==> flow/design.v <==
`timescale 1ns / 1ps
module battleship(
input wire clk,
input wire rst,  
input wire ARDUINO_A0,    
input wire ARDUINO_A1,    
input wire ARDUINO_A2,    
input wire ARDUINO_A3,    
output reg ARDUINO_IO0,   
output reg ARDUINO_IO1,   
output reg ARDUINO_IO2,   
output reg ARDUINO_IO6,   
output reg ARDUINO_IO7,   
output reg ARDUINO_IO8,   
output reg ARDUINO_IO9,   
output reg ARDUINO_IO10,  
output reg ARDUINO_IO11,  
output reg ARDUINO_A4,  
output reg ARDUINO_A5,  
output reg PMOD1_D0_P,  
output reg PMOD1_D0_N,  
output reg PMOD1_D1_P,  
output reg PMOD1_D1_N,  
output reg PMOD1_D2_P,  
output reg PMOD1_D2_N,  
output reg PMOD2_D0_P,  
output reg PMOD2_D0_N,  
output reg PMOD2_D1_P,  
output reg PMOD2_D2_P,  
output reg PMOD2_D2_N,  
output reg PMOD2_D3_P,  
output reg ARDUINO_IO3,   
output reg ARDUINO_IO4,   
output reg ARDUINO_IO5    
);
reg makeBoards;
reg make2DArray;
reg [7:0] playerOneBoard [0:2][0:2];     
reg [1:0] a;  
reg [1:0] b;  
reg [7:0] playerOneSHIPSBoard [0:2][0:2];  
reg [1:0] c;  
reg [1:0] d;  
reg [2:0] numShipsP1;
reg [2:0] hitsP1;
reg [7:0] playerTwoBoard [0:2][0:2];  
reg [1:0] e;  
reg [1:0] f;  
reg [7:0] playerTwoSHIPSBoard [0:2][0:2];  
reg [1:0] g;  
reg [1:0] h;  
reg [2:0] numShipsP2;
reg [2:0] hitsP2;
reg [2:0] playerTurn;
integer i, j;  
reg [3:0] nineStates; 
reg [3:0] nineStates2;
reg [5:0] gameLogicState;
reg [2:0] inputRow;  
reg [2:0] inputCol;  
reg [26:0] customCounter;  
reg customClk; 
reg [26:0] oneSecondCounter;  
reg oneSecondClk; 
reg [1:0] turnOnFirstBoard;
reg [1:0] turnOnSecondBoard;
localparam [26:0] DISP_DIV = 27'd24;
localparam [26:0] GAME_DIV = 27'd1249;
wire customTick    = (customCounter == DISP_DIV) && (customClk == 1'b0);
wire oneSecondTick = (oneSecondCounter == GAME_DIV) && (oneSecondClk == 1'b0);
always@(posedge clk)
begin
if (rst)
    begin
        customClk <= 0;
        customCounter <= 0;
    end
else if (customCounter == DISP_DIV)  
    begin
        customClk <= ~customClk;  
        customCounter <= 0;  
    end
else
    begin
        customCounter <= customCounter + 1;  
    end
end
always@(posedge clk)
begin
if (rst)
    begin
        oneSecondClk <= 0;
        oneSecondCounter <= 0;
    end
else if (oneSecondCounter == GAME_DIV)  
    begin
        oneSecondClk <= ~oneSecondClk;  
        oneSecondCounter <= 0;  
    end
else
    begin
        oneSecondCounter <= oneSecondCounter + 1;  
    end
end
always @ (posedge clk)
begin
if (rst)
begin
    gameLogicState = 0;
    inputRow = 0;
    inputCol = 0;
    numShipsP1 = 0;
    hitsP1 = 0;
    numShipsP2 = 0;
    hitsP2 = 0;
    playerTurn = 1;
    turnOnFirstBoard <= 0;
    turnOnSecondBoard <= 0;
    ARDUINO_A4 = 0;
    ARDUINO_A5 = 0;
end
else if (oneSecondTick)
begin
case (gameLogicState) 
0:  
begin
    for (i = 0; i < 3; i = i + 1) begin
        for (j = 0; j < 3; j = j + 1) begin
            playerOneBoard[i][j] <= 1;
            playerOneSHIPSBoard[i][j] <= 1;
            playerTwoBoard[i][j] <= 1;
            playerTwoSHIPSBoard[i][j] <= 1;
        end
    end
    gameLogicState = gameLogicState + 1;
end
1:  
begin
    ARDUINO_A4 = 1;
    ARDUINO_A5 = 0;
    if (ARDUINO_A0 == 0) 
    begin
        if(ARDUINO_A1 == 0)  
        begin
            inputRow = 0;
        end
        else if(ARDUINO_A2 == 0)  
        begin
            inputRow = 1;
        end
        else if(ARDUINO_A3 == 0)  
        begin
            inputRow = 2;
        end
        gameLogicState = gameLogicState + 1;  
   end 
end
2:  
begin
    ARDUINO_A4 = 0;
    ARDUINO_A5 = 1;
    if (ARDUINO_A0 == 0) 
    begin
        if(ARDUINO_A1 == 0 )  
        begin
            inputCol = 0;
        end
        else if(ARDUINO_A2 == 0)  
        begin
            inputCol = 1;
        end
        else if(ARDUINO_A3 == 0)  
        begin
            inputCol = 2;
        end
        gameLogicState = gameLogicState + 1;  
   end 
end
3:  
begin
    playerOneSHIPSBoard[inputRow][inputCol] <= 2;
    numShipsP1 = numShipsP1 + 1;
    if (numShipsP1 == 2) 
    begin
        gameLogicState = 4;  
    end
    else
    begin
        gameLogicState = 1;  
    end
end
4:  
begin
    ARDUINO_A4 = 1;
    ARDUINO_A5 = 0;
    if (ARDUINO_A0 == 0) 
    begin
        if(ARDUINO_A1 == 0)  
        begin
            inputRow = 0;
        end
        else if(ARDUINO_A2 == 0)  
        begin
            inputRow = 1;
        end
        else if(ARDUINO_A3 == 0)  
        begin
            inputRow = 2;
        end
        gameLogicState = gameLogicState + 1;  
   end 
end
5:  
begin
    ARDUINO_A4 = 0;
    ARDUINO_A5 = 1;
    if (ARDUINO_A0 == 0) 
    begin
        if(ARDUINO_A1 == 0 )  
        begin
            inputCol = 0;
        end
        else if(ARDUINO_A2 == 0)  
        begin
            inputCol = 1;
        end
        else if(ARDUINO_A3 == 0)  
        begin
            inputCol = 2;
        end
        gameLogicState = gameLogicState + 1;  
   end 
end
6:  
begin
    if(inputCol == 2)
    begin
        playerOneSHIPSBoard[inputRow][inputCol-1] <= 2;
        playerOneSHIPSBoard[inputRow][inputCol] <= 2;
    end
    else if (inputCol == 1 || inputCol == 0)
    begin
        playerOneSHIPSBoard[inputRow][inputCol] <= 2;
        playerOneSHIPSBoard[inputRow][inputCol+1] <= 2;
    end
    else
    begin
    end
    gameLogicState = 7;
end
7:  
begin
    ARDUINO_A4 = 1;
    ARDUINO_A5 = 0;
    if (ARDUINO_A0 == 0) 
    begin
        if(ARDUINO_A1 == 0)  
        begin
            inputRow = 0;
        end
        else if(ARDUINO_A2 == 0)  
        begin
            inputRow = 1;
        end
        else if(ARDUINO_A3 == 0)  
        begin
            inputRow = 2;
        end
        gameLogicState = gameLogicState + 1;  
   end 
end
8:  
begin
    ARDUINO_A4 = 0;
    ARDUINO_A5 = 1;
    if (ARDUINO_A0 == 0) 
    begin
        if(ARDUINO_A1 == 0 )  
        begin
            inputCol = 0;
        end
        else if(ARDUINO_A2 == 0)  
        begin
            inputCol = 1;
        end
        else if(ARDUINO_A3 == 0)  
        begin
            inputCol = 2;
        end
        gameLogicState = gameLogicState + 1;  
   end 
end
9:  
begin
    playerTwoSHIPSBoard[inputRow][inputCol] <= 2;
    numShipsP2 = numShipsP2 + 1;
    if (numShipsP2 == 2) 
    begin
        gameLogicState = 10;  
    end
    else
    begin
        gameLogicState = 7;  
    end
end
10:  
begin
    ARDUINO_A4 = 1;
    ARDUINO_A5 = 0;
    if (ARDUINO_A0 == 0) 
    begin
        if(ARDUINO_A1 == 0)  
        begin
            inputRow = 0;
        end
        else if(ARDUINO_A2 == 0)  
        begin
            inputRow = 1;
        end
        else if(ARDUINO_A3 == 0)  
        begin
            inputRow = 2;
        end
        gameLogicState = gameLogicState + 1;  
   end 
end
11:  
begin
    ARDUINO_A4 = 0;
    ARDUINO_A5 = 1;
    if (ARDUINO_A0 == 0) 
    begin
        if(ARDUINO_A1 == 0 )  
        begin
            inputCol = 0;
        end
        else if(ARDUINO_A2 == 0)  
        begin
            inputCol = 1;
        end
        else if(ARDUINO_A3 == 0)  
        begin
            inputCol = 2;
        end
        gameLogicState = gameLogicState + 1;  
   end 
end
12:  
begin
    if(inputCol == 2)
    begin
        playerTwoSHIPSBoard[inputRow][inputCol-1] <= 2;
        playerTwoSHIPSBoard[inputRow][inputCol] <= 2;
    end
    else if (inputCol == 1 || inputCol == 0)
    begin
        playerTwoSHIPSBoard[inputRow][inputCol] <= 2;
        playerTwoSHIPSBoard[inputRow][inputCol+1] <= 2;
    end
    else
    begin
    end
    turnOnFirstBoard <= 1;
    turnOnSecondBoard <= 1;
    gameLogicState = 13;
end
13:  
begin
    ARDUINO_A4 = 1;
    ARDUINO_A5 = 0;
    if (ARDUINO_A0 == 0) 
    begin
        if(ARDUINO_A1 == 0)  
        begin
            inputRow = 0;
        end
        else if(ARDUINO_A2 == 0)  
        begin
            inputRow = 1;
        end
        else if(ARDUINO_A3 == 0)  
        begin
            inputRow = 2;
        end
        gameLogicState = gameLogicState + 1;  
   end 
end
14:  
begin
    ARDUINO_A4 = 0;
    ARDUINO_A5 = 1;
    if (ARDUINO_A0 == 0) 
    begin
        if(ARDUINO_A1 == 0 )  
        begin
            inputCol = 0;
        end
        else if(ARDUINO_A2 == 0)  
        begin
            inputCol = 1;
        end
        else if(ARDUINO_A3 == 0)  
        begin
            inputCol = 2;
        end
        gameLogicState = gameLogicState + 1;  
   end 
end
15:  
begin
    if (playerTurn == 1)
    begin
        if (playerOneSHIPSBoard[inputRow][inputCol] == 2 )
        begin
            playerOneBoard[inputRow][inputCol] <= 2; 
            playerTurn = 2;
            hitsP2 = hitsP2 + 1;
        end
        else 
        begin
            playerOneBoard[inputRow][inputCol] <= 3;
            playerTurn = 2;
        end
    end  
    else
    begin
     if (playerTwoSHIPSBoard[inputRow][inputCol] == 2 )
       begin
           playerTwoBoard[inputRow][inputCol] <= 2;
           playerTurn = 1;
           hitsP1 = hitsP1 + 1;
       end
       else 
       begin
           playerTwoBoard[inputRow][inputCol] <= 3;
           playerTurn = 1;
       end
    end
    if(hitsP2 == 4)
    begin
        turnOnFirstBoard <= 0;
        gameLogicState = 16;  
    end
    else if ( hitsP1 == 4)
    begin
        turnOnSecondBoard <= 0;
        gameLogicState = 16;  
    end
    else
    begin
        gameLogicState = 13;  
    end
end
16: 
begin
   ARDUINO_A4 = 0;
   ARDUINO_A5 = 0;
   if (ARDUINO_A1 == 0 && ARDUINO_A3 == 0 && ARDUINO_A2 == 0)
   begin
       a = 0;
       b = 0;
       c = 0;
       d = 0;
       e = 0;
       f = 0;
       g = 0;
       hitsP1 = 0;
       hitsP2 = 0;
       playerTurn = 1;
       turnOnFirstBoard <= 0;
       turnOnSecondBoard <= 0;
       gameLogicState = 0;
   end
end
default:
begin
end
endcase
end  
end  
always @ (posedge clk)
begin
if (rst)
begin
    nineStates <= 1;
    ARDUINO_IO0 = 0; ARDUINO_IO1 = 0; ARDUINO_IO2 = 0;
    ARDUINO_IO3 = 1; ARDUINO_IO4 = 1; ARDUINO_IO5 = 1;
    ARDUINO_IO6 = 0; ARDUINO_IO7 = 0; ARDUINO_IO8 = 0;
    ARDUINO_IO9 = 0; ARDUINO_IO10 = 0; ARDUINO_IO11 = 0;
end
else if (customTick)
begin
if (turnOnFirstBoard == 1)
begin
case (nineStates)
1:    
begin
    if (playerOneBoard[0][0] == 1)  
    begin
        ARDUINO_IO0 = 1;  
        ARDUINO_IO1 = 0;  
        ARDUINO_IO2 = 0;  
        ARDUINO_IO9 = 0;  
        ARDUINO_IO10 = 0;  
        ARDUINO_IO11 = 0;  
        ARDUINO_IO6 = 0;  
        ARDUINO_IO7 = 0;  
        ARDUINO_IO8 = 0;  
        ARDUINO_IO3 = 0;  
        ARDUINO_IO4 = 1; 
        ARDUINO_IO5 = 1;
    end
    else if ( playerOneBoard[0][0] == 3)
    begin
        ARDUINO_IO0 = 0;  
        ARDUINO_IO1 = 0;  
        ARDUINO_IO2 = 0;  
        ARDUINO_IO9 = 1;  
        ARDUINO_IO10 = 0;  
        ARDUINO_IO11 = 0;  
        ARDUINO_IO6 = 0;  
        ARDUINO_IO7 = 0;  
        ARDUINO_IO8 = 0;  
        ARDUINO_IO3 = 0;  
        ARDUINO_IO4 = 1; 
        ARDUINO_IO5 = 1;
    end
    else if ( playerOneBoard[0][0] == 2)
    begin
        ARDUINO_IO0 = 0;  
        ARDUINO_IO1 = 0;  
        ARDUINO_IO2 = 0;  
        ARDUINO_IO9 = 0;  
        ARDUINO_IO10 = 0;  
        ARDUINO_IO11 = 0;  
        ARDUINO_IO6 = 1;  
        ARDUINO_IO7 = 0;  
        ARDUINO_IO8 = 0;  
        ARDUINO_IO3 = 0;  
        ARDUINO_IO4 = 1; 
        ARDUINO_IO5 = 1;
    end
    else  
    begin
        ARDUINO_IO0 = 0;  
        ARDUINO_IO1 = 0;  
        ARDUINO_IO2 = 0;  
        ARDUINO_IO9 = 0;  
        ARDUINO_IO10 = 0;  
        ARDUINO_IO11 = 0;  
        ARDUINO_IO6 = 0;  
        ARDUINO_IO7 = 0;  
        ARDUINO_IO8 = 0;  
        ARDUINO_IO3 = 1;  
        ARDUINO_IO4 = 1; 
        ARDUINO_IO5 = 1;
       end
end
2:  
begin
    if (playerOneBoard[0][1] == 1)  
    begin
        ARDUINO_IO0 = 0;  
        ARDUINO_IO1 = 1;  
        ARDUINO_IO2 = 0;  
        ARDUINO_IO9 = 0;  
        ARDUINO_IO10 = 0;  
        ARDUINO_IO11 = 0;  
        ARDUINO_IO6 = 0;  
        ARDUINO_IO7 = 0;  
        ARDUINO_IO8 = 0;  
        ARDUINO_IO3 = 0;  
        ARDUINO_IO4 = 1; 
        ARDUINO_IO5 = 1;
    end
    else if ( playerOneBoard[0][1] == 2)
    begin
        ARDUINO_IO0 = 0;  
        ARDUINO_IO1 = 0;  
        ARDUINO_IO2 = 0;  
        ARDUINO_IO9 = 0;  
        ARDUINO_IO10 = 0;  
        ARDUINO_IO11 = 0;  
        ARDUINO_IO6 = 0;  
        ARDUINO_IO7 = 1;  
        ARDUINO_IO8 = 0;  
        ARDUINO_IO3 = 0;  
        ARDUINO_IO4 = 1; 
        ARDUINO_IO5 = 1;
    end
    else if ( playerOneBoard[0][1] == 3)
    begin
        ARDUINO_IO0 = 0;  
        ARDUINO_IO1 = 0;  
        ARDUINO_IO2 = 0;  
        ARDUINO_IO9 = 0;  
        ARDUINO_IO10 = 1;  
        ARDUINO_IO11 = 0;  
        ARDUINO_IO6 = 0;  
        ARDUINO_IO7 = 0;  
        ARDUINO_IO8 = 0;  
        ARDUINO_IO3 = 0;  
        ARDUINO_IO4 = 1; 
        ARDUINO_IO5 = 1;
    end
    else  
    begin
        ARDUINO_IO0 = 0;  
        ARDUINO_IO1 = 0;  
        ARDUINO_IO2 = 0;  
        ARDUINO_IO9 = 0;  
        ARDUINO_IO10 = 0;  
        ARDUINO_IO11 = 0;  
        ARDUINO_IO6 = 0;  
        ARDUINO_IO7 = 0;  
        ARDUINO_IO8 = 0;  
        ARDUINO_IO3 = 1;  
        ARDUINO_IO4 = 1; 
        ARDUINO_IO5 = 1;
       end
end
3:  
begin
    if (playerOneBoard[0][2] == 1)  
    begin
        ARDUINO_IO0 = 0;  
        ARDUINO_IO1 = 0;  
        ARDUINO_IO2 = 1;  
        ARDUINO_IO9 = 0;  
        ARDUINO_IO10 = 0;  
        ARDUINO_IO11 = 0;  
        ARDUINO_IO6 = 0;  
        ARDUINO_IO7 = 0;  
        ARDUINO_IO8 = 0;  
        ARDUINO_IO3 = 0;  
        ARDUINO_IO4 = 1; 
        ARDUINO_IO5 = 1;
    end
    else if ( playerOneBoard[0][2] == 2)
    begin
        ARDUINO_IO0 = 0;  
        ARDUINO_IO1 = 0;  
        ARDUINO_IO2 = 0;  
        ARDUINO_IO9 = 0;  
        ARDUINO_IO10 = 0;  
        ARDUINO_IO11 = 0;  
        ARDUINO_IO6 = 0;  
        ARDUINO_IO7 = 0;  
        ARDUINO_IO8 = 1;  
        ARDUINO_IO3 = 0;  
        ARDUINO_IO4 = 1; 
        ARDUINO_IO5 = 1;
    end
    else if ( playerOneBoard[0][2] == 3)
    begin
        ARDUINO_IO0 = 0;  
        ARDUINO_IO1 = 0;  
        ARDUINO_IO2 = 0;  
        ARDUINO_IO9 = 0;  
        ARDUINO_IO10 = 0;  
        ARDUINO_IO11 = 1;  
        ARDUINO_IO6 = 0;  
        ARDUINO_IO7 = 0;  
        ARDUINO_IO8 = 0;  
        ARDUINO_IO3 = 0;  
        ARDUINO_IO4 = 1; 
        ARDUINO_IO5 = 1;
    end
    else  
    begin
        ARDUINO_IO0 = 0;  
        ARDUINO_IO1 = 0;  
        ARDUINO_IO2 = 0;  
        ARDUINO_IO9 = 0;  
        ARDUINO_IO10 = 0;  
        ARDUINO_IO11 = 0;  
        ARDUINO_IO6 = 0;  
        ARDUINO_IO7 = 0;  
        ARDUINO_IO8 = 0;  
        ARDUINO_IO3 = 1;  
        ARDUINO_IO4 = 1; 
        ARDUINO_IO5 = 1;
       end
end
4:  
begin
    if (playerOneBoard[1][0] == 1)  
    begin
        ARDUINO_IO0 = 1;  
        ARDUINO_IO1 = 0;  
        ARDUINO_IO2 = 0;  
        ARDUINO_IO9 = 0;  
        ARDUINO_IO10 = 0;  
        ARDUINO_IO11 = 0;  
        ARDUINO_IO6 = 0;  
        ARDUINO_IO7 = 0;  
        ARDUINO_IO8 = 0;  
        ARDUINO_IO3 = 1;  
        ARDUINO_IO4 = 0; 
        ARDUINO_IO5 = 1;
    end
    else if ( playerOneBoard[1][0] == 2)
    begin
        ARDUINO_IO0 = 0;  
        ARDUINO_IO1 = 0;  
        ARDUINO_IO2 = 0;  
        ARDUINO_IO9 = 0;  
        ARDUINO_IO10 = 0;  
        ARDUINO_IO11 = 0;  
        ARDUINO_IO6 = 1;  
        ARDUINO_IO7 = 0;  
        ARDUINO_IO8 = 0;  
        ARDUINO_IO3 = 1; 
        ARDUINO_IO4 = 0; 
        ARDUINO_IO5 = 1;
    end
    else if ( playerOneBoard[1][0] == 3)
    begin
        ARDUINO_IO0 = 0;  
        ARDUINO_IO1 = 0;  
        ARDUINO_IO2 = 0;  
        ARDUINO_IO9 = 1;  
        ARDUINO_IO10 = 0;  
        ARDUINO_IO11 = 0;  
        ARDUINO_IO6 = 0;  
        ARDUINO_IO7 = 0;  
        ARDUINO_IO8 = 0;  
        ARDUINO_IO3 = 1; 
        ARDUINO_IO4 = 0;  
        ARDUINO_IO5 = 1;
    end
    else  
    begin
        ARDUINO_IO0 = 0;  
        ARDUINO_IO1 = 0;  
        ARDUINO_IO2 = 0;  
        ARDUINO_IO9 = 0;  
        ARDUINO_IO10 = 0;  
        ARDUINO_IO11 = 0;  
        ARDUINO_IO6 = 0;  
        ARDUINO_IO7 = 0;  
        ARDUINO_IO8 = 0;  
        ARDUINO_IO3 = 1;  
        ARDUINO_IO4 = 1; 
        ARDUINO_IO5 = 1;
       end
end
5:  
begin
    if (playerOneBoard[1][1] == 1)  
    begin
        ARDUINO_IO0 = 0;  
        ARDUINO_IO1 = 1;  
        ARDUINO_IO2 = 0;  
        ARDUINO_IO9 = 0;  
        ARDUINO_IO10 = 0;  
        ARDUINO_IO11 = 0;  
        ARDUINO_IO6 = 0;  
        ARDUINO_IO7 = 0;  
        ARDUINO_IO8 = 0;  
        ARDUINO_IO3 = 1; 
        ARDUINO_IO4 = 0;  
        ARDUINO_IO5 = 1;
    end
    else if ( playerOneBoard[1][1] == 2)
    begin
        ARDUINO_IO0 = 0;  
        ARDUINO_IO1 = 0;  
        ARDUINO_IO2 = 0;  
        ARDUINO_IO9 = 0;  
        ARDUINO_IO10 = 0;  
        ARDUINO_IO11 = 0;  
        ARDUINO_IO6 = 0;  
        ARDUINO_IO7 = 1;  
        ARDUINO_IO8 = 0;  
        ARDUINO_IO3 = 1; 
        ARDUINO_IO4 = 0; 
        ARDUINO_IO5 = 1;
    end
    else if ( playerOneBoard[1][1] == 3)
    begin
        ARDUINO_IO0 = 0;  
        ARDUINO_IO1 = 0;  
        ARDUINO_IO2 = 0;  
        ARDUINO_IO9 = 0;  
        ARDUINO_IO10 = 1;  
        ARDUINO_IO11 = 0;  
        ARDUINO_IO6 = 0;  
        ARDUINO_IO7 = 0;  
        ARDUINO_IO8 = 0;  
        ARDUINO_IO3 = 1; 
        ARDUINO_IO4 = 0;  
        ARDUINO_IO5 = 1;
    end
    else  
    begin
        ARDUINO_IO0 = 0;  
        ARDUINO_IO1 = 0;  
        ARDUINO_IO2 = 0;  
        ARDUINO_IO9 = 0;  
        ARDUINO_IO10 = 0;  
        ARDUINO_IO11 = 0;  
        ARDUINO_IO6 = 0;  
        ARDUINO_IO7 = 0;  
        ARDUINO_IO8 = 0;  
        ARDUINO_IO3 = 1;  
        ARDUINO_IO4 = 1; 
        ARDUINO_IO5 = 1;
       end
end
6:  
begin
    if (playerOneBoard[1][2] == 1)  
    begin
        ARDUINO_IO0 = 0;  
        ARDUINO_IO1 = 0;  
        ARDUINO_IO2 = 1;  
        ARDUINO_IO9 = 0;  
        ARDUINO_IO10 = 0;  
        ARDUINO_IO11 = 0;  
        ARDUINO_IO6 = 0;  
        ARDUINO_IO7 = 0;  
        ARDUINO_IO8 = 0;  
        ARDUINO_IO3 = 1; 
        ARDUINO_IO4 = 0;  
        ARDUINO_IO5 = 1;
    end
    else if ( playerOneBoard[1][2] == 2)
    begin
        ARDUINO_IO0 = 0;  
        ARDUINO_IO1 = 0;  
        ARDUINO_IO2 = 0;  
        ARDUINO_IO9 = 0;  
        ARDUINO_IO10 = 0;  
        ARDUINO_IO11 = 0;  
        ARDUINO_IO6 = 0;  
        ARDUINO_IO7 = 0;  
        ARDUINO_IO8 = 1;  
        ARDUINO_IO3 = 1;  
        ARDUINO_IO4 = 0; 
        ARDUINO_IO5 = 1;
    end
    else if ( playerOneBoard[1][2] == 3)
    begin
        ARDUINO_IO0 = 0;  
        ARDUINO_IO1 = 0;  
        ARDUINO_IO2 = 0;  
        ARDUINO_IO9 = 0;  
        ARDUINO_IO10 = 0;  
        ARDUINO_IO11 = 1;  
        ARDUINO_IO6 = 0;  
        ARDUINO_IO7 = 0;  
        ARDUINO_IO8 = 0;  
        ARDUINO_IO3 = 1; 
        ARDUINO_IO4 = 0;  
        ARDUINO_IO5 = 1;
    end
    else  
    begin
        ARDUINO_IO0 = 0;  
        ARDUINO_IO1 = 0;  
        ARDUINO_IO2 = 0;  
        ARDUINO_IO9 = 0;  
        ARDUINO_IO10 = 0;  
        ARDUINO_IO11 = 0;  
        ARDUINO_IO6 = 0;  
        ARDUINO_IO7 = 0;  
        ARDUINO_IO8 = 0;  
        ARDUINO_IO3 = 1;  
        ARDUINO_IO4 = 1; 
        ARDUINO_IO5 = 1;
       end
end
7:  
begin
    if (playerOneBoard[2][0] == 1)  
    begin
        ARDUINO_IO0 = 1;  
        ARDUINO_IO1 = 0;  
        ARDUINO_IO2 = 0;  
        ARDUINO_IO9 = 0;  
        ARDUINO_IO10 = 0;  
        ARDUINO_IO11 = 0;  
        ARDUINO_IO6 = 0;  
        ARDUINO_IO7 = 0;  
        ARDUINO_IO8 = 0;  
        ARDUINO_IO3 = 1; 
        ARDUINO_IO4 = 1; 
        ARDUINO_IO5 = 0;  
    end
    else if ( playerOneBoard[2][0] == 2)
    begin
        ARDUINO_IO0 = 0;  
        ARDUINO_IO1 = 0;  
        ARDUINO_IO2 = 0;  
        ARDUINO_IO9 = 0;  
        ARDUINO_IO10 = 0;  
        ARDUINO_IO11 = 0;  
        ARDUINO_IO6 = 1;  
        ARDUINO_IO7 = 0;  
        ARDUINO_IO8 = 0;  
        ARDUINO_IO3 = 1; 
        ARDUINO_IO4 = 1; 
        ARDUINO_IO5 = 0;
    end
    else if ( playerOneBoard[2][0] == 3)
    begin
        ARDUINO_IO0 = 0;  
        ARDUINO_IO1 = 0;  
        ARDUINO_IO2 = 0;  
        ARDUINO_IO9 = 1;  
        ARDUINO_IO10 = 0;  
        ARDUINO_IO11 = 0;  
        ARDUINO_IO6 = 0;  
        ARDUINO_IO7 = 0;  
        ARDUINO_IO8 = 0;  
        ARDUINO_IO3 = 1; 
        ARDUINO_IO4 = 1; 
        ARDUINO_IO5 = 0;  
    end
    else  
    begin
        ARDUINO_IO0 = 0;  
        ARDUINO_IO1 = 0;  
        ARDUINO_IO2 = 0;  
        ARDUINO_IO9 = 0;  
        ARDUINO_IO10 = 0;  
        ARDUINO_IO11 = 0;  
        ARDUINO_IO6 = 0;  
        ARDUINO_IO7 = 0;  
        ARDUINO_IO8 = 0;  
        ARDUINO_IO3 = 1;  
        ARDUINO_IO4 = 1; 
        ARDUINO_IO5 = 1;
       end
end
8:  
begin
    if (playerOneBoard[2][1] == 1)  
    begin
        ARDUINO_IO0 = 0;  
        ARDUINO_IO1 = 1;  
        ARDUINO_IO2 = 0;  
        ARDUINO_IO9 = 0;  
        ARDUINO_IO10 = 0;  
        ARDUINO_IO11 = 0;  
        ARDUINO_IO6 = 0;  
        ARDUINO_IO7 = 0;  
        ARDUINO_IO8 = 0;  
        ARDUINO_IO3 = 1; 
        ARDUINO_IO4 = 1; 
        ARDUINO_IO5 = 0;  
    end
    else if ( playerOneBoard[2][1] == 2)
    begin
        ARDUINO_IO0 = 0;  
        ARDUINO_IO1 = 0;  
        ARDUINO_IO2 = 0;  
        ARDUINO_IO9 = 0;  
        ARDUINO_IO10 = 0;  
        ARDUINO_IO11 = 0;  
        ARDUINO_IO6 = 0;  
        ARDUINO_IO7 = 1;  
        ARDUINO_IO8 = 0;  
        ARDUINO_IO3 = 1; 
        ARDUINO_IO4 = 1; 
        ARDUINO_IO5 = 0;
    end
    else if ( playerOneBoard[2][1] == 3)
    begin
        ARDUINO_IO0 = 0;  
        ARDUINO_IO1 = 0;  
        ARDUINO_IO2 = 0;  
        ARDUINO_IO9 = 0;  
        ARDUINO_IO10 = 1;  
        ARDUINO_IO11 = 0;  
        ARDUINO_IO6 = 0;  
        ARDUINO_IO7 = 0;  
        ARDUINO_IO8 = 0;  
        ARDUINO_IO3 = 1; 
        ARDUINO_IO4 = 1; 
        ARDUINO_IO5 = 0;  
    end
    else  
    begin
        ARDUINO_IO0 = 0;  
        ARDUINO_IO1 = 0;  
        ARDUINO_IO2 = 0;  
        ARDUINO_IO9 = 0;  
        ARDUINO_IO10 = 0;  
        ARDUINO_IO11 = 0;  
        ARDUINO_IO6 = 0;  
        ARDUINO_IO7 = 0;  
        ARDUINO_IO8 = 0;  
        ARDUINO_IO3 = 1;  
        ARDUINO_IO4 = 1; 
        ARDUINO_IO5 = 1;
       end
end
9:  
begin
    if (playerOneBoard[2][2] == 1)  
    begin
        ARDUINO_IO0 = 0;  
        ARDUINO_IO1 = 0;  
        ARDUINO_IO2 = 1;  
        ARDUINO_IO9 = 0;  
        ARDUINO_IO10 = 0;  
        ARDUINO_IO11 = 0;  
        ARDUINO_IO6 = 0;  
        ARDUINO_IO7 = 0;  
        ARDUINO_IO8 = 0;  
        ARDUINO_IO3 = 1; 
        ARDUINO_IO4 = 1; 
        ARDUINO_IO5 = 0;  
    end
    else if ( playerOneBoard[2][2] == 2)
    begin
        ARDUINO_IO0 = 0;  
        ARDUINO_IO1 = 0;  
        ARDUINO_IO2 = 0;  
        ARDUINO_IO9 = 0;  
        ARDUINO_IO10 = 0;  
        ARDUINO_IO11 = 0;  
        ARDUINO_IO6 = 0;  
        ARDUINO_IO7 = 0;  
        ARDUINO_IO8 = 1;  
        ARDUINO_IO3 = 1; 
        ARDUINO_IO4 = 1; 
        ARDUINO_IO5 = 0;
    end
    else if ( playerOneBoard[2][2] == 3)
    begin
        ARDUINO_IO0 = 0;  
        ARDUINO_IO1 = 0;  
        ARDUINO_IO2 = 0;  
        ARDUINO_IO9 = 0;  
        ARDUINO_IO10 = 0;  
        ARDUINO_IO11 = 1;  
        ARDUINO_IO6 = 0;  
        ARDUINO_IO7 = 0;  
        ARDUINO_IO8 = 0;  
        ARDUINO_IO3 = 1; 
        ARDUINO_IO4 = 1; 
        ARDUINO_IO5 = 0;  
    end
    else  
    begin
        ARDUINO_IO0 = 0;  
        ARDUINO_IO1 = 0;  
        ARDUINO_IO2 = 0;  
        ARDUINO_IO9 = 0;  
        ARDUINO_IO10 = 0;  
        ARDUINO_IO11 = 0;  
        ARDUINO_IO6 = 0;  
        ARDUINO_IO7 = 0;  
        ARDUINO_IO8 = 0;  
        ARDUINO_IO3 = 1;  
        ARDUINO_IO4 = 1; 
        ARDUINO_IO5 = 1;
       end
end
default:  
begin
    ARDUINO_IO0 = 0;    
    ARDUINO_IO1 = 0;    
    ARDUINO_IO2 = 0;     
    ARDUINO_IO3 = 1;    
    ARDUINO_IO4 = 1;   
    ARDUINO_IO5 = 1;    
    ARDUINO_IO9 = 0;  
    ARDUINO_IO10 = 0;  
    ARDUINO_IO11 = 0;  
    ARDUINO_IO6 = 0;  
    ARDUINO_IO7 = 0;  
    ARDUINO_IO8 = 0;  
end
endcase
end  
nineStates <= nineStates + 1;
if (nineStates >= 10 )
begin
    nineStates <= 1;
end
end  
end  
always @ (posedge clk)
begin
if (rst)
begin
    nineStates2 <= 1;
    PMOD1_D0_P = 0; PMOD1_D0_N = 0; PMOD1_D1_P = 0;
    PMOD1_D1_N = 0; PMOD1_D2_P = 0; PMOD1_D2_N = 0;
    PMOD2_D0_P = 0; PMOD2_D0_N = 0; PMOD2_D1_P = 0;
    PMOD2_D2_P = 1; PMOD2_D2_N = 1; PMOD2_D3_P = 1;
end
else if (customTick)
begin
if (turnOnSecondBoard == 1)
begin
case (nineStates2)
1:    
begin
    if (playerTwoBoard[0][0] == 1)  
    begin
        PMOD1_D1_N = 1;  
        PMOD1_D2_P = 0;  
        PMOD1_D2_N = 0;  
        PMOD1_D0_P = 0;  
        PMOD1_D0_N = 0;  
        PMOD1_D1_P = 0;  
        PMOD2_D0_P = 0;  
        PMOD2_D0_N = 0;  
        PMOD2_D1_P = 0;  
        PMOD2_D2_P = 0;  
        PMOD2_D2_N = 1; 
        PMOD2_D3_P = 1;
    end
    else if ( playerTwoBoard[0][0] == 3)
    begin
        PMOD1_D1_N = 0;  
        PMOD1_D2_P = 0;  
        PMOD1_D2_N = 0;  
        PMOD1_D0_P = 1;  
        PMOD1_D0_N = 0;  
        PMOD1_D1_P = 0;  
        PMOD2_D0_P = 0;  
        PMOD2_D0_N = 0;  
        PMOD2_D1_P = 0;  
        PMOD2_D2_P = 0;  
        PMOD2_D2_N = 1; 
        PMOD2_D3_P = 1;
    end
    else if ( playerTwoBoard[0][0] == 2)
    begin
        PMOD1_D1_N = 0;  
        PMOD1_D2_P = 0;  
        PMOD1_D2_N = 0;  
        PMOD1_D0_P = 0;  
        PMOD1_D0_N = 0;  
        PMOD1_D1_P = 0;  
        PMOD2_D0_P = 1;  
        PMOD2_D0_N = 0;  
        PMOD2_D1_P = 0;  
        PMOD2_D2_P = 0;  
        PMOD2_D2_N = 1; 
        PMOD2_D3_P = 1;
    end
    else  
    begin
        PMOD1_D1_N = 0;  
        PMOD1_D2_P = 0;  
        PMOD1_D2_N = 0;  
        PMOD1_D0_P = 0;  
        PMOD1_D0_N = 0;  
        PMOD1_D1_P = 0;  
        PMOD2_D0_P = 0;  
        PMOD2_D0_N = 0;  
        PMOD2_D1_P = 0;  
        PMOD2_D2_P = 1;  
        PMOD2_D2_N = 1; 
        PMOD2_D3_P = 1;
       end
end
2:  
begin
    if (playerTwoBoard[0][1] == 1)  
    begin
        PMOD1_D1_N = 0;  
        PMOD1_D2_P = 1;  
        PMOD1_D2_N = 0;  
        PMOD1_D0_P = 0;  
        PMOD1_D0_N = 0;  
        PMOD1_D1_P = 0;  
        PMOD2_D0_P = 0;  
        PMOD2_D0_N = 0;  
        PMOD2_D1_P = 0;  
        PMOD2_D2_P = 0;  
        PMOD2_D2_N = 1; 
        PMOD2_D3_P = 1;
    end
    else if ( playerTwoBoard[0][1] == 2)
    begin
        PMOD1_D1_N = 0;  
        PMOD1_D2_P = 0;  
        PMOD1_D2_N = 0;  
        PMOD1_D0_P = 0;  
        PMOD1_D0_N = 0;  
        PMOD1_D1_P = 0;  
        PMOD2_D0_P = 0;  
        PMOD2_D0_N = 1;  
        PMOD2_D1_P = 0;  
        PMOD2_D2_P = 0;  
        PMOD2_D2_N = 1; 
        PMOD2_D3_P = 1;
    end
    else if ( playerTwoBoard[0][1] == 3)
    begin
        PMOD1_D1_N = 0;  
        PMOD1_D2_P = 0;  
        PMOD1_D2_N = 0;  
        PMOD1_D0_P = 0;  
        PMOD1_D0_N = 1;  
        PMOD1_D1_P = 0;  
        PMOD2_D0_P = 0;  
        PMOD2_D0_N = 0;  
        PMOD2_D1_P = 0;  
        PMOD2_D2_P = 0;  
        PMOD2_D2_N = 1; 
        PMOD2_D3_P = 1;
    end
    else  
    begin
        PMOD1_D1_N = 0;  
        PMOD1_D2_P = 0;  
        PMOD1_D2_N = 0;  
        PMOD1_D0_P = 0;  
        PMOD1_D0_N = 0;  
        PMOD1_D1_P = 0;  
        PMOD2_D0_P = 0;  
        PMOD2_D0_N = 0;  
        PMOD2_D1_P = 0;  
        PMOD2_D2_P = 1;  
        PMOD2_D2_N = 1; 
        PMOD2_D3_P = 1;
       end
end
3:  
begin
    if (playerTwoBoard[0][2] == 1)  
    begin
        PMOD1_D1_N = 0;  
        PMOD1_D2_P = 0;  
        PMOD1_D2_N = 1;  
        PMOD1_D0_P = 0;  
        PMOD1_D0_N = 0;  
        PMOD1_D1_P = 0;  
        PMOD2_D0_P = 0;  
        PMOD2_D0_N = 0;  
        PMOD2_D1_P = 0;  
        PMOD2_D2_P = 0;  
        PMOD2_D2_N = 1; 
        PMOD2_D3_P = 1;
    end
    else if ( playerTwoBoard[0][2] == 2)
    begin
        PMOD1_D1_N = 0;  
        PMOD1_D2_P = 0;  
        PMOD1_D2_N = 0;  
        PMOD1_D0_P = 0;  
        PMOD1_D0_N = 0;  
        PMOD1_D1_P = 0;  
        PMOD2_D0_P = 0;  
        PMOD2_D0_N = 0;  
        PMOD2_D1_P = 1;  
        PMOD2_D2_P = 0;  
        PMOD2_D2_N = 1; 
        PMOD2_D3_P = 1;
    end
    else if ( playerTwoBoard[0][2] == 3)
    begin
        PMOD1_D1_N = 0;  
        PMOD1_D2_P = 0;  
        PMOD1_D2_N = 0;  
        PMOD1_D0_P = 0;  
        PMOD1_D0_N = 0;  
        PMOD1_D1_P = 1;  
        PMOD2_D0_P = 0;  
        PMOD2_D0_N = 0;  
        PMOD2_D1_P = 0;  
        PMOD2_D2_P = 0;  
        PMOD2_D2_N = 1; 
        PMOD2_D3_P = 1;
    end
    else  
    begin
        PMOD1_D1_N = 0;  
        PMOD1_D2_P = 0;  
        PMOD1_D2_N = 0;  
        PMOD1_D0_P = 0;  
        PMOD1_D0_N = 0;  
        PMOD1_D1_P = 0;  
        PMOD2_D0_P = 0;  
        PMOD2_D0_N = 0;  
        PMOD2_D1_P = 0;  
       PMOD2_D2_P = 1;  
       PMOD2_D2_N = 1; 
       PMOD2_D3_P = 1;
       end
end
4:  
begin
    if (playerTwoBoard[1][0] == 1)  
    begin
        PMOD1_D1_N = 1;  
        PMOD1_D2_P = 0;  
        PMOD1_D2_N = 0;  
        PMOD1_D0_P = 0;  
        PMOD1_D0_N = 0;  
        PMOD1_D1_P = 0;  
        PMOD2_D0_P = 0;  
        PMOD2_D0_N = 0;  
        PMOD2_D1_P = 0;  
        PMOD2_D2_P = 1;  
        PMOD2_D2_N = 0; 
        PMOD2_D3_P = 1;
    end
    else if ( playerTwoBoard[1][0] == 2)
    begin
        PMOD1_D1_N = 0;  
        PMOD1_D2_P = 0;  
        PMOD1_D2_N = 0;  
        PMOD1_D0_P = 0;  
        PMOD1_D0_N = 0;  
        PMOD1_D1_P = 0;  
        PMOD2_D0_P = 1;  
        PMOD2_D0_N = 0;  
        PMOD2_D1_P = 0;  
        PMOD2_D2_P = 1;  
        PMOD2_D2_N = 0; 
        PMOD2_D3_P = 1;
    end
    else if ( playerTwoBoard[1][0] == 3)
    begin
        PMOD1_D1_N = 0;  
        PMOD1_D2_P = 0;  
        PMOD1_D2_N = 0;  
        PMOD1_D0_P = 1;  
        PMOD1_D0_N = 0;  
        PMOD1_D1_P = 0;  
        PMOD2_D0_P = 0;  
        PMOD2_D0_N = 0;  
        PMOD2_D1_P = 0;  
        PMOD2_D2_P = 1;  
        PMOD2_D2_N = 0; 
        PMOD2_D3_P = 1;
    end
    else  
    begin
        PMOD1_D1_N = 0;  
        PMOD1_D2_P = 0;  
        PMOD1_D2_N = 0;  
        PMOD1_D0_P = 0;  
        PMOD1_D0_N = 0;  
        PMOD1_D1_P = 0;  
        PMOD2_D0_P = 0;  
        PMOD2_D0_N = 0;  
        PMOD2_D1_P = 0;  
        PMOD2_D2_P = 1;  
        PMOD2_D2_N = 1; 
        PMOD2_D3_P = 1;
       end
end
5:  
begin
    if (playerTwoBoard[1][1] == 1)  
    begin
        PMOD1_D1_N = 0;  
        PMOD1_D2_P = 1;  
        PMOD1_D2_N = 0;  
        PMOD1_D0_P = 0;  
        PMOD1_D0_N = 0;  
        PMOD1_D1_P = 0;  
        PMOD2_D0_P = 0;  
        PMOD2_D0_N = 0;  
        PMOD2_D1_P = 0;  
        PMOD2_D2_P = 1;  
        PMOD2_D2_N = 0; 
        PMOD2_D3_P = 1;
    end
    else if ( playerTwoBoard[1][1] == 2)
    begin
        PMOD1_D1_N = 0;  
        PMOD1_D2_P = 0;  
        PMOD1_D2_N = 0;  
        PMOD1_D0_P = 0;  
        PMOD1_D0_N = 0;  
        PMOD1_D1_P = 0;  
        PMOD2_D0_P = 0;  
        PMOD2_D0_N = 1;  
        PMOD2_D1_P = 0;  
        PMOD2_D2_P = 1;  
        PMOD2_D2_N = 0; 
        PMOD2_D3_P = 1;
    end
    else if ( playerTwoBoard[1][1] == 3)
    begin
        PMOD1_D1_N = 0;  
        PMOD1_D2_P = 0;  
        PMOD1_D2_N = 0;  
        PMOD1_D0_P = 0;  
        PMOD1_D0_N = 1;  
        PMOD1_D1_P = 0;  
        PMOD2_D0_P = 0;  
        PMOD2_D0_N = 0;  
        PMOD2_D1_P = 0;  
        PMOD2_D2_P = 1;  
        PMOD2_D2_N = 0; 
        PMOD2_D3_P = 1;
    end
    else  
    begin
        PMOD1_D1_N = 0;  
        PMOD1_D2_P = 0;  
        PMOD1_D2_N = 0;  
        PMOD1_D0_P = 0;  
        PMOD1_D0_N = 0;  
        PMOD1_D1_P = 0;  
        PMOD2_D0_P = 0;  
        PMOD2_D0_N = 0;  
        PMOD2_D1_P = 0;  
        PMOD2_D2_P = 1; 
        PMOD2_D2_N = 1; 
        PMOD2_D3_P = 1;
       end
end
6:  
begin
    if (playerTwoBoard[1][2] == 1)  
    begin
        PMOD1_D1_N = 0;  
        PMOD1_D2_P = 0;  
        PMOD1_D2_N = 1;  
        PMOD1_D0_P = 0;  
        PMOD1_D0_N = 0;  
        PMOD1_D1_P = 0;  
        PMOD2_D0_P = 0;  
        PMOD2_D0_N = 0;  
        PMOD2_D1_P = 0;  
        PMOD2_D2_P = 1;  
        PMOD2_D2_N = 0; 
        PMOD2_D3_P = 1;
    end
    else if ( playerTwoBoard[1][2] == 2)
    begin
        PMOD1_D1_N = 0;  
        PMOD1_D2_P = 0;  
        PMOD1_D2_N = 0;  
        PMOD1_D0_P = 0;  
        PMOD1_D0_N = 0;  
        PMOD1_D1_P = 0;  
        PMOD2_D0_P = 0;  
        PMOD2_D0_N = 0;  
        PMOD2_D1_P = 1;  
        PMOD2_D2_P = 1;  
        PMOD2_D2_N = 0; 
        PMOD2_D3_P = 1;
    end
    else if ( playerTwoBoard[1][2] == 3)
    begin
        PMOD1_D1_N = 0;  
        PMOD1_D2_P = 0;  
        PMOD1_D2_N = 0;  
        PMOD1_D0_P = 0;  
        PMOD1_D0_N = 0;  
        PMOD1_D1_P = 1;  
        PMOD2_D0_P = 0;  
        PMOD2_D0_N = 0;  
        PMOD2_D1_P = 0;  
        PMOD2_D2_P = 1;  
        PMOD2_D2_N = 0; 
        PMOD2_D3_P = 1;
    end
    else  
    begin
        PMOD1_D1_N = 0;  
        PMOD1_D2_P = 0;  
        PMOD1_D2_N = 0;  
        PMOD1_D0_P = 0;  
        PMOD1_D0_N = 0;  
        PMOD1_D1_P = 0;  
        PMOD2_D0_P = 0;  
        PMOD2_D0_N = 0;  
        PMOD2_D1_P = 0;  
        PMOD2_D2_P = 1;  
        PMOD2_D2_N = 1; 
        PMOD2_D3_P = 1;
       end
end
7:  
begin
    if (playerTwoBoard[2][0] == 1)  
    begin
        PMOD1_D1_N = 1;  
        PMOD1_D2_P = 0;  
        PMOD1_D2_N = 0;  
        PMOD1_D0_P = 0;  
        PMOD1_D0_N = 0;  
        PMOD1_D1_P = 0;  
        PMOD2_D0_P = 0;  
        PMOD2_D0_N = 0;  
        PMOD2_D1_P = 0;  
        PMOD2_D2_P = 1;  
        PMOD2_D2_N = 1; 
        PMOD2_D3_P = 0; 
    end
    else if ( playerTwoBoard[2][0] == 2)
    begin
        PMOD1_D1_N = 0;  
        PMOD1_D2_P = 0;  
        PMOD1_D2_N = 0;  
        PMOD1_D0_P = 0;  
        PMOD1_D0_N = 0;  
        PMOD1_D1_P = 0;  
        PMOD2_D0_P = 1;  
        PMOD2_D0_N = 0;  
        PMOD2_D1_P = 0;  
        PMOD2_D2_P = 1;  
        PMOD2_D2_N = 1; 
        PMOD2_D3_P = 0;
    end
    else if ( playerTwoBoard[2][0] == 3)
    begin
        PMOD1_D1_N = 0;  
        PMOD1_D2_P = 0;  
        PMOD1_D2_N = 0;  
        PMOD1_D0_P = 1;  
        PMOD1_D0_N = 0;  
        PMOD1_D1_P = 0;  
        PMOD2_D0_P = 0;  
        PMOD2_D0_N = 0;  
        PMOD2_D1_P = 0;  
        PMOD2_D2_P = 1;  
        PMOD2_D2_N = 1; 
        PMOD2_D3_P = 0;
    end
    else  
    begin
        PMOD1_D1_N = 0;  
        PMOD1_D2_P = 0;  
        PMOD1_D2_N = 0;  
        PMOD1_D0_P = 0;  
        PMOD1_D0_N = 0;  
        PMOD1_D1_P = 0;  
        PMOD2_D0_P = 0;  
        PMOD2_D0_N = 0;  
        PMOD2_D1_P = 0;  
        PMOD2_D2_P = 1;  
        PMOD2_D2_N = 1; 
        PMOD2_D3_P = 1;
       end
end
8:  
begin
    if (playerTwoBoard[2][1] == 1)  
    begin
        PMOD1_D1_N = 0;  
        PMOD1_D2_P = 1;  
        PMOD1_D2_N = 0;  
        PMOD1_D0_P = 0;  
        PMOD1_D0_N = 0;  
        PMOD1_D1_P = 0;  
        PMOD2_D0_P = 0;  
        PMOD2_D0_N = 0;  
        PMOD2_D1_P = 0;  
        PMOD2_D2_P = 1;  
        PMOD2_D2_N = 1; 
        PMOD2_D3_P = 0;
    end
    else if ( playerTwoBoard[2][1] == 2)
    begin
        PMOD1_D1_N = 0;  
        PMOD1_D2_P = 0;  
        PMOD1_D2_N = 0;  
        PMOD1_D0_P = 0;  
        PMOD1_D0_N = 0;  
        PMOD1_D1_P = 0;  
        PMOD2_D0_P = 0;  
        PMOD2_D0_N = 1;  
        PMOD2_D1_P = 0;  
        PMOD2_D2_P = 1;  
        PMOD2_D2_N = 1; 
        PMOD2_D3_P = 0;
    end
    else if ( playerTwoBoard[2][1] == 3)
    begin
        PMOD1_D1_N = 0;  
        PMOD1_D2_P = 0;  
        PMOD1_D2_N = 0;  
        PMOD1_D0_P = 0;  
        PMOD1_D0_N = 1;  
        PMOD1_D1_P = 0;  
        PMOD2_D0_P = 0;  
        PMOD2_D0_N = 0;  
        PMOD2_D1_P = 0;  
        PMOD2_D2_P = 1;  
        PMOD2_D2_N = 1; 
        PMOD2_D3_P = 0;
    end
    else  
    begin
        PMOD1_D1_N = 0;  
        PMOD1_D2_P = 0;  
        PMOD1_D2_N = 0;  
        PMOD1_D0_P = 0;  
        PMOD1_D0_N = 0;  
        PMOD1_D1_P = 0;  
        PMOD2_D0_P = 0;  
        PMOD2_D0_N = 0;  
        PMOD2_D1_P = 0;  
        PMOD2_D2_P = 1;  
        PMOD2_D2_N = 1; 
        PMOD2_D3_P = 1;
       end
end
9:  
begin
    if (playerTwoBoard[2][2] == 1)  
    begin
        PMOD1_D1_N = 0;  
        PMOD1_D2_P = 0;  
        PMOD1_D2_N = 1;  
        PMOD1_D0_P = 0;  
        PMOD1_D0_N = 0;  
        PMOD1_D1_P = 0;  
        PMOD2_D0_P = 0;  
        PMOD2_D0_N = 0;  
        PMOD2_D1_P = 0;  
        PMOD2_D2_P = 1;  
        PMOD2_D2_N = 1; 
        PMOD2_D3_P = 0;
    end
    else if ( playerTwoBoard[2][2] == 2)
    begin
        PMOD1_D1_N = 0;  
        PMOD1_D2_P = 0;  
        PMOD1_D2_N = 0;  
        PMOD1_D0_P = 0;  
        PMOD1_D0_N = 0;  
        PMOD1_D1_P = 0;  
        PMOD2_D0_P = 0;  
        PMOD2_D0_N = 0;  
        PMOD2_D1_P = 1;  
        PMOD2_D2_P = 1;  
        PMOD2_D2_N = 1; 
        PMOD2_D3_P = 0;
    end
    else if ( playerTwoBoard[2][2] == 3)
    begin
        PMOD1_D1_N = 0;  
        PMOD1_D2_P = 0;  
        PMOD1_D2_N = 0;  
        PMOD1_D0_P = 0;  
        PMOD1_D0_N = 0;  
        PMOD1_D1_P = 1;  
        PMOD2_D0_P = 0;  
        PMOD2_D0_N = 0;  
        PMOD2_D1_P = 0;  
        PMOD2_D2_P = 1;  
        PMOD2_D2_N = 1; 
        PMOD2_D3_P = 0;
    end
    else  
    begin
        PMOD1_D1_N = 0;  
        PMOD1_D2_P = 0;  
        PMOD1_D2_N = 0;  
        PMOD1_D0_P = 0;  
        PMOD1_D0_N = 0;  
        PMOD1_D1_P = 0;  
        PMOD2_D0_P = 0;  
        PMOD2_D0_N = 0;  
        PMOD2_D1_P = 0;  
        PMOD2_D2_P = 1;  
        PMOD2_D2_N = 1; 
        PMOD2_D3_P = 0;
       end
end
default:  
begin
    PMOD1_D1_N = 0;  
    PMOD1_D2_P = 0;  
    PMOD1_D2_N = 0;  
    PMOD2_D2_P = 1;  
    PMOD2_D2_N = 1;  
    PMOD2_D3_P = 1;  
    PMOD1_D0_P = 0;  
    PMOD1_D0_N = 0;  
    PMOD1_D1_P = 0;  
    PMOD2_D0_P = 0;  
    PMOD2_D0_N = 0;  
    PMOD2_D1_P = 0;  
end
endcase
end
nineStates2 <= nineStates2 + 1;
if (nineStates2 >= 10 )
begin
    nineStates2 <= 1;
end
end  
end  
endmodule 
# Step by step through the tools: battleship
# The steps from the RTL of battleship to its reports follow in flow order.
# Line numbers count from 1 in the design file above.
# Library cell names are shortened.
inputs:
  top: "battleship"
  clk_port: "clk"
  library: "sky130hd"
  corner: "tt_025C_1v80"

# Elaborated design
# Counts by Yosys on the flattened word-level netlist (proc, flatten, opt, wreduce; memories kept). Register bits leave out memories and registers merged into their read ports (data or address). Print and check cells are left out. Cells with the same type and inputs are merged into one.
# Yosys's memory passes give these memory sizes; they may raise the number of words (mostly to a power of two), join words into wider ones and drop unused or constant bits.
word_totals:
  regBits: 121
  mem_bits_rw: 128
  n_memories: 4
  input_bits: 6
  word_cells: 505
mem_list:
  columns: ["name", "words", "word_bits", "line_no", "rtl"]
  rows:
  - ["playerOneBoard", 16, 2, 38, "reg [7:0] playerOneBoard [0:2][0:2];"]
  - ["playerOneSHIPSBoard", 16, 2, 41, "reg [7:0] playerOneSHIPSBoard [0:2][0:2];"]
  - ["playerTwoBoard", 16, 2, 46, "reg [7:0] playerTwoBoard [0:2][0:2];"]
  - ["playerTwoSHIPSBoard", 16, 2, 49, "reg [7:0] playerTwoSHIPSBoard [0:2][0:2];"]
classes:
  n_addsub: 14
  n_mul: 1
  cmp: 2
  eq_ne: 107
  mux: 290
  logic: 12
  n_reduce_logical: 33
op_table:
  columns: ["operator", "n"]
  rows:
  - ["equality test 8 x 2 -> 1 bit (second input constant)", 38]
  - ["2-to-1 mux 1 bit", 205]
  - ["equality test 8 x 1 -> 1 bit (second input constant)", 18]
  - ["2-to-1 mux 4 bit", 20]
  - ["case mux 1 bit (select 3 bit)", 24]
  - ["adder 27 x 1 -> 27 bit (second input constant)", 2]
  - ["equality test 6 x 4 -> 1 bit (second input constant)", 8]
  - ["case mux 6 bit (select 8 bit)", 1]
  - ["2-to-1 mux 3 bit", 16]
  - ["equality test 4 x 3 -> 1 bit (second input constant)", 8]
  - ["equality test 27 x 11 -> 1 bit (second input constant)", 1]
  - ["equality test 27 x 5 -> 1 bit (second input constant)", 1]
  - ["2-to-1 mux 2 bit", 13]
  - ["equality test 6 x 3 -> 1 bit (second input constant)", 4]
  - ["case mux 3 bit (select 2 bit)", 3]
  - ["equality test 4 x 2 -> 1 bit (second input constant)", 4]
  - ["equality test 4 bit (second input constant)", 4]
  - ["AND reduction 4 bit", 4]
  - ["AND reduction 2 bit", 6]
  - ["adder 3 x 1 -> 3 bit (second input constant)", 4]
  - ["equality test 6 x 2 -> 1 bit (second input constant)", 2]
  - ["OR reduction 6 bit", 2]
  - ["case mux 2 bit (select 3 bit)", 2]
  - ["2-to-1 mux 6 bit", 2]
  - ["OR reduction 10 bit", 1]
  - ["!= test 2 bit (second input constant)", 5]
  - ["OR reduction 5 bit", 2]
  - ["2-to-1 mux 5 bit", 2]
# Other operator kinds: 29; their cells: 57.

# Depth
# Depth = most cells in a row (Yosys ltp): at word level without a register or memory, in the mapped netlist without a sequential cell, where the memories' decode and read muxes count.
logic_depth:
  word_depth: 10
  abc_area: 0
  ltp_mapped: 14
  depth_no_buf: 14

# After synthesis
# The flow's flattened synthesis, as Yosys stat reports it; memories are mapped. The netlist is that of the ABC_AREA named above (0 if unset); the other value can give another one.
by_type:
  columns: ["cell", "n", "area_total_um2"]
  rows:
  - ["dfxtp_1", 170, 3.4E+03]
  - ["nor2_1", 163, 611.837]
  - ["nand2_1", 151, 566.794]
  - ["edfxtp_1", 18, 540.518]
  - ["ha_1", 30, 375.36]
  - ["xor2_1", 38, 332.819]
  - ["o21ai_0", 56, 280.269]
  - ["a21oi_1", 53, 265.254]
  - ["xnor2_1", 29, 253.994]
  - ["nand3_1", 48, 240.23]
  - ["nand4_1", 28, 175.168]
  - ["inv_1", 41, 153.898]
  - ["clkbuf_1", 40, 150.144]
  - ["mux2i_1", 15, 150.144]
  - ["nor3_1", 30, 150.144]
  - ["or3_1", 18, 112.608]
  - ["a221o_1", 11, 110.106]
  - ["o22ai_1", 16, 100.096]
# Other cell types: 59; their cells: 210.
mapped:
  stdcells: 1165
  yosys_area_um2: 9644.2
  seqArea_um2: 3943.8
  flip_flops: 188

# Worst setup path after synthesis
# OpenSTA on the mapped netlist: ideal clock, no wires. The path of least setup slack (recovery checks aside). Input and output delay are each 20% of the period. Register names are those of the netlist, which keeps one name where synthesis merged equal registers.
synth_timing:
  path_kind: "flip-flop to flip-flop"
  from: "register inputRow"
  to: "memory playerTwoSHIPSBoard"
  clock_period_ps: 5000
  arrival_time_ps: 3377
  t_required_ps: 4879
  path_slack_ps: 1501
  delay_ps: 3498
  path_stages: 14
  synth_period_reached_ps: 3499
# "delay_ps" = arrival - input delay + setup time.
# "path_stages": output pins that drive a net of the path, with the launching flip-flop's if there is one; two outputs of one cell count as two.
# "synth_period_reached_ps" is the clock period less the worst setup slack; recovery checks do not enter. This is arithmetic on one report: input and output delays are still those of the set period (20% each).
# An end named without its bit number is one bit of that signal or, where synthesis recoded a state register, one of its new flip-flops.
# A register here has more assigning lines than the two given.
synth_via:
  cell_sequence: "dfxtp_1 -> inv_1 -> fa_1 -> ha_1 -> inv_1 -> fa_1 -> xor2_1 -> and3_1 -> a311o_1 -> a2111oi_4 -> and3_4 -> nand2b_4 -> o32ai_2 -> nor2_1"
synth_lines:
  columns: ["element", "line_no", "rtl"]
  rows:
  - ["from (decl)", 59, "reg [2:0] inputRow;"]
  - ["from (assign)", 110, "inputRow = 0;"]
  - ["from (assign)", 145, "inputRow = 0;"]
  - ["to (decl)", 49, "reg [7:0] playerTwoSHIPSBoard [0:2][0:2];"]
# Chain of elaborated cells between the ends: none given.

# Timing after layout
# From the final timing report of flow run 3: the path of least setup slack in the routed layout; clock arrival at registers is part of the times.
# The report prints the path's times to 10 ps; the period is as set.
layout_timing:
  path_kind: "flip-flop to flip-flop"
  from: "register inputRow"
  to: "register gameLogicState[3]"
  clock_period_ps: 7250
  arrival_time_ps: 4650
  t_required_ps: 7610
  path_slack_ps: 2960
  path_stages: 13
# An end named without its bit number is one bit of that signal or, where synthesis recoded a state register, one of its new flip-flops.
# A register here has more assigning lines than the two given.
layout_via:
  cell_sequence: "dfxtp_1 -> inv_1 -> ha_1 -> fa_1 -> nand2b_1 -> or4_1 -> and3_1 -> o221ai_1 -> buf_2 -> a21oi_1 -> a211oi_1 -> a21oi_1 -> o41ai_1"
layout_lines:
  columns: ["element", "line_no", "rtl"]
  rows:
  - ["from (decl)", 59, "reg [2:0] inputRow;"]
  - ["from (assign)", 110, "inputRow = 0;"]
  - ["from (assign)", 145, "inputRow = 0;"]
  - ["to (assign)", 135, "gameLogicState = gameLogicState + 1;"]
  - ["to (assign)", 155, "gameLogicState = gameLogicState + 1;"]
  - ["to (decl)", 58, "reg [5:0] gameLogicState;"]
# Chain of elaborated cells between the ends: none given.

# Below are 4 stored runs of the flow (Yosys, OpenROAD; platform sky130hd) on battleship, each with its settings and what was measured, unordered. Constraints: input delay and output delay 20% of the set period each, output load 0.01 pF.
# "clock_period_reached_ps": clock period set for the run, less the worst setup slack. It is reckoned from that one timing run; input and output delays stay at 20% of the period that was set.
runs:
  - name: "flow run 1"
    settings:
      ABC_AREA: 1
      CAP_MARGIN: 5
      CELL_PAD_IN_SITES_DETAIL_PLACEMENT: 2
      CORE_UTILIZATION: 52
      CTS_CLUSTER_DIAMETER: 63
      CTS_CLUSTER_SIZE: 45
      GPL_TIMING_DRIVEN: 1
      MAX_ROUTING_LAYER: "met4"
      MIN_ROUTING_LAYER: "met2"
      PLACE_DENSITY_LB_ADDON: 0.24
      SETUP_SLACK_MARGIN: 1.26
      SLEW_MARGIN: 30
      TNS_END_PERCENT: 50
      period_ns: 5.85
      CORE_MARGIN: 2
    outcome: "not finished: placement ended with error DPL-0033"
  - name: "flow run 2"
    settings:
      ABC_AREA: 1
      CELL_PAD_IN_SITES_DETAIL_PLACEMENT: 2
      CELL_PAD_IN_SITES_GLOBAL_PLACEMENT: 3
      CORE_ASPECT_RATIO: 0.71
      CORE_MARGIN: 6
      CORE_UTILIZATION: 42
      GPL_ROUTABILITY_DRIVEN: 0
      GPL_TIMING_DRIVEN: 0
      MIN_ROUTING_LAYER: "met1"
      PLACE_DENSITY: 0.4
      SLEW_MARGIN: 35
      TNS_END_PERCENT: 35
      period_ns: 4.3
      CAP_MARGIN: 20
    outcome: "not finished: placement ended with error GPL-0301"
  - name: "flow run 3"
    settings:
      CORE_ASPECT_RATIO: 0.9
      CORE_MARGIN: 9
      CORE_UTILIZATION: 16
      CTS_CLUSTER_DIAMETER: 344
      CTS_CLUSTER_SIZE: 66
      GPL_TIMING_DRIVEN: 0
      MIN_ROUTING_LAYER: "met2"
      PLACE_DENSITY_LB_ADDON: 0.22
      SETUP_SLACK_MARGIN: 1.18
      period_ns: 7.25
      CAP_MARGIN: 20
      SLEW_MARGIN: 20
    results:
      fin_ws_ps: 2958
      die_area_um2: 69452.0
      clock_period_reached_ps: 4292
      total_negative_slack_ps: 0
      finish.utilization_pct: 19.5
      post_synth_area_um2: 9644.2
  - name: "flow run 4"
    settings:
      ABC_AREA: 1
      CELL_PAD_IN_SITES_GLOBAL_PLACEMENT: 3
      CORE_ASPECT_RATIO: 0.83
      CORE_MARGIN: 7
      CORE_UTILIZATION: 40
      GPL_TIMING_DRIVEN: 0
      MIN_ROUTING_LAYER: "met1"
      PLACE_DENSITY_LB_ADDON: 0.14
      SLEW_MARGIN: 35
      TNS_END_PERCENT: 35
      period_ns: 4.3
      CAP_MARGIN: 20
    outcome: "not finished: placement ended with error FLW-0024"
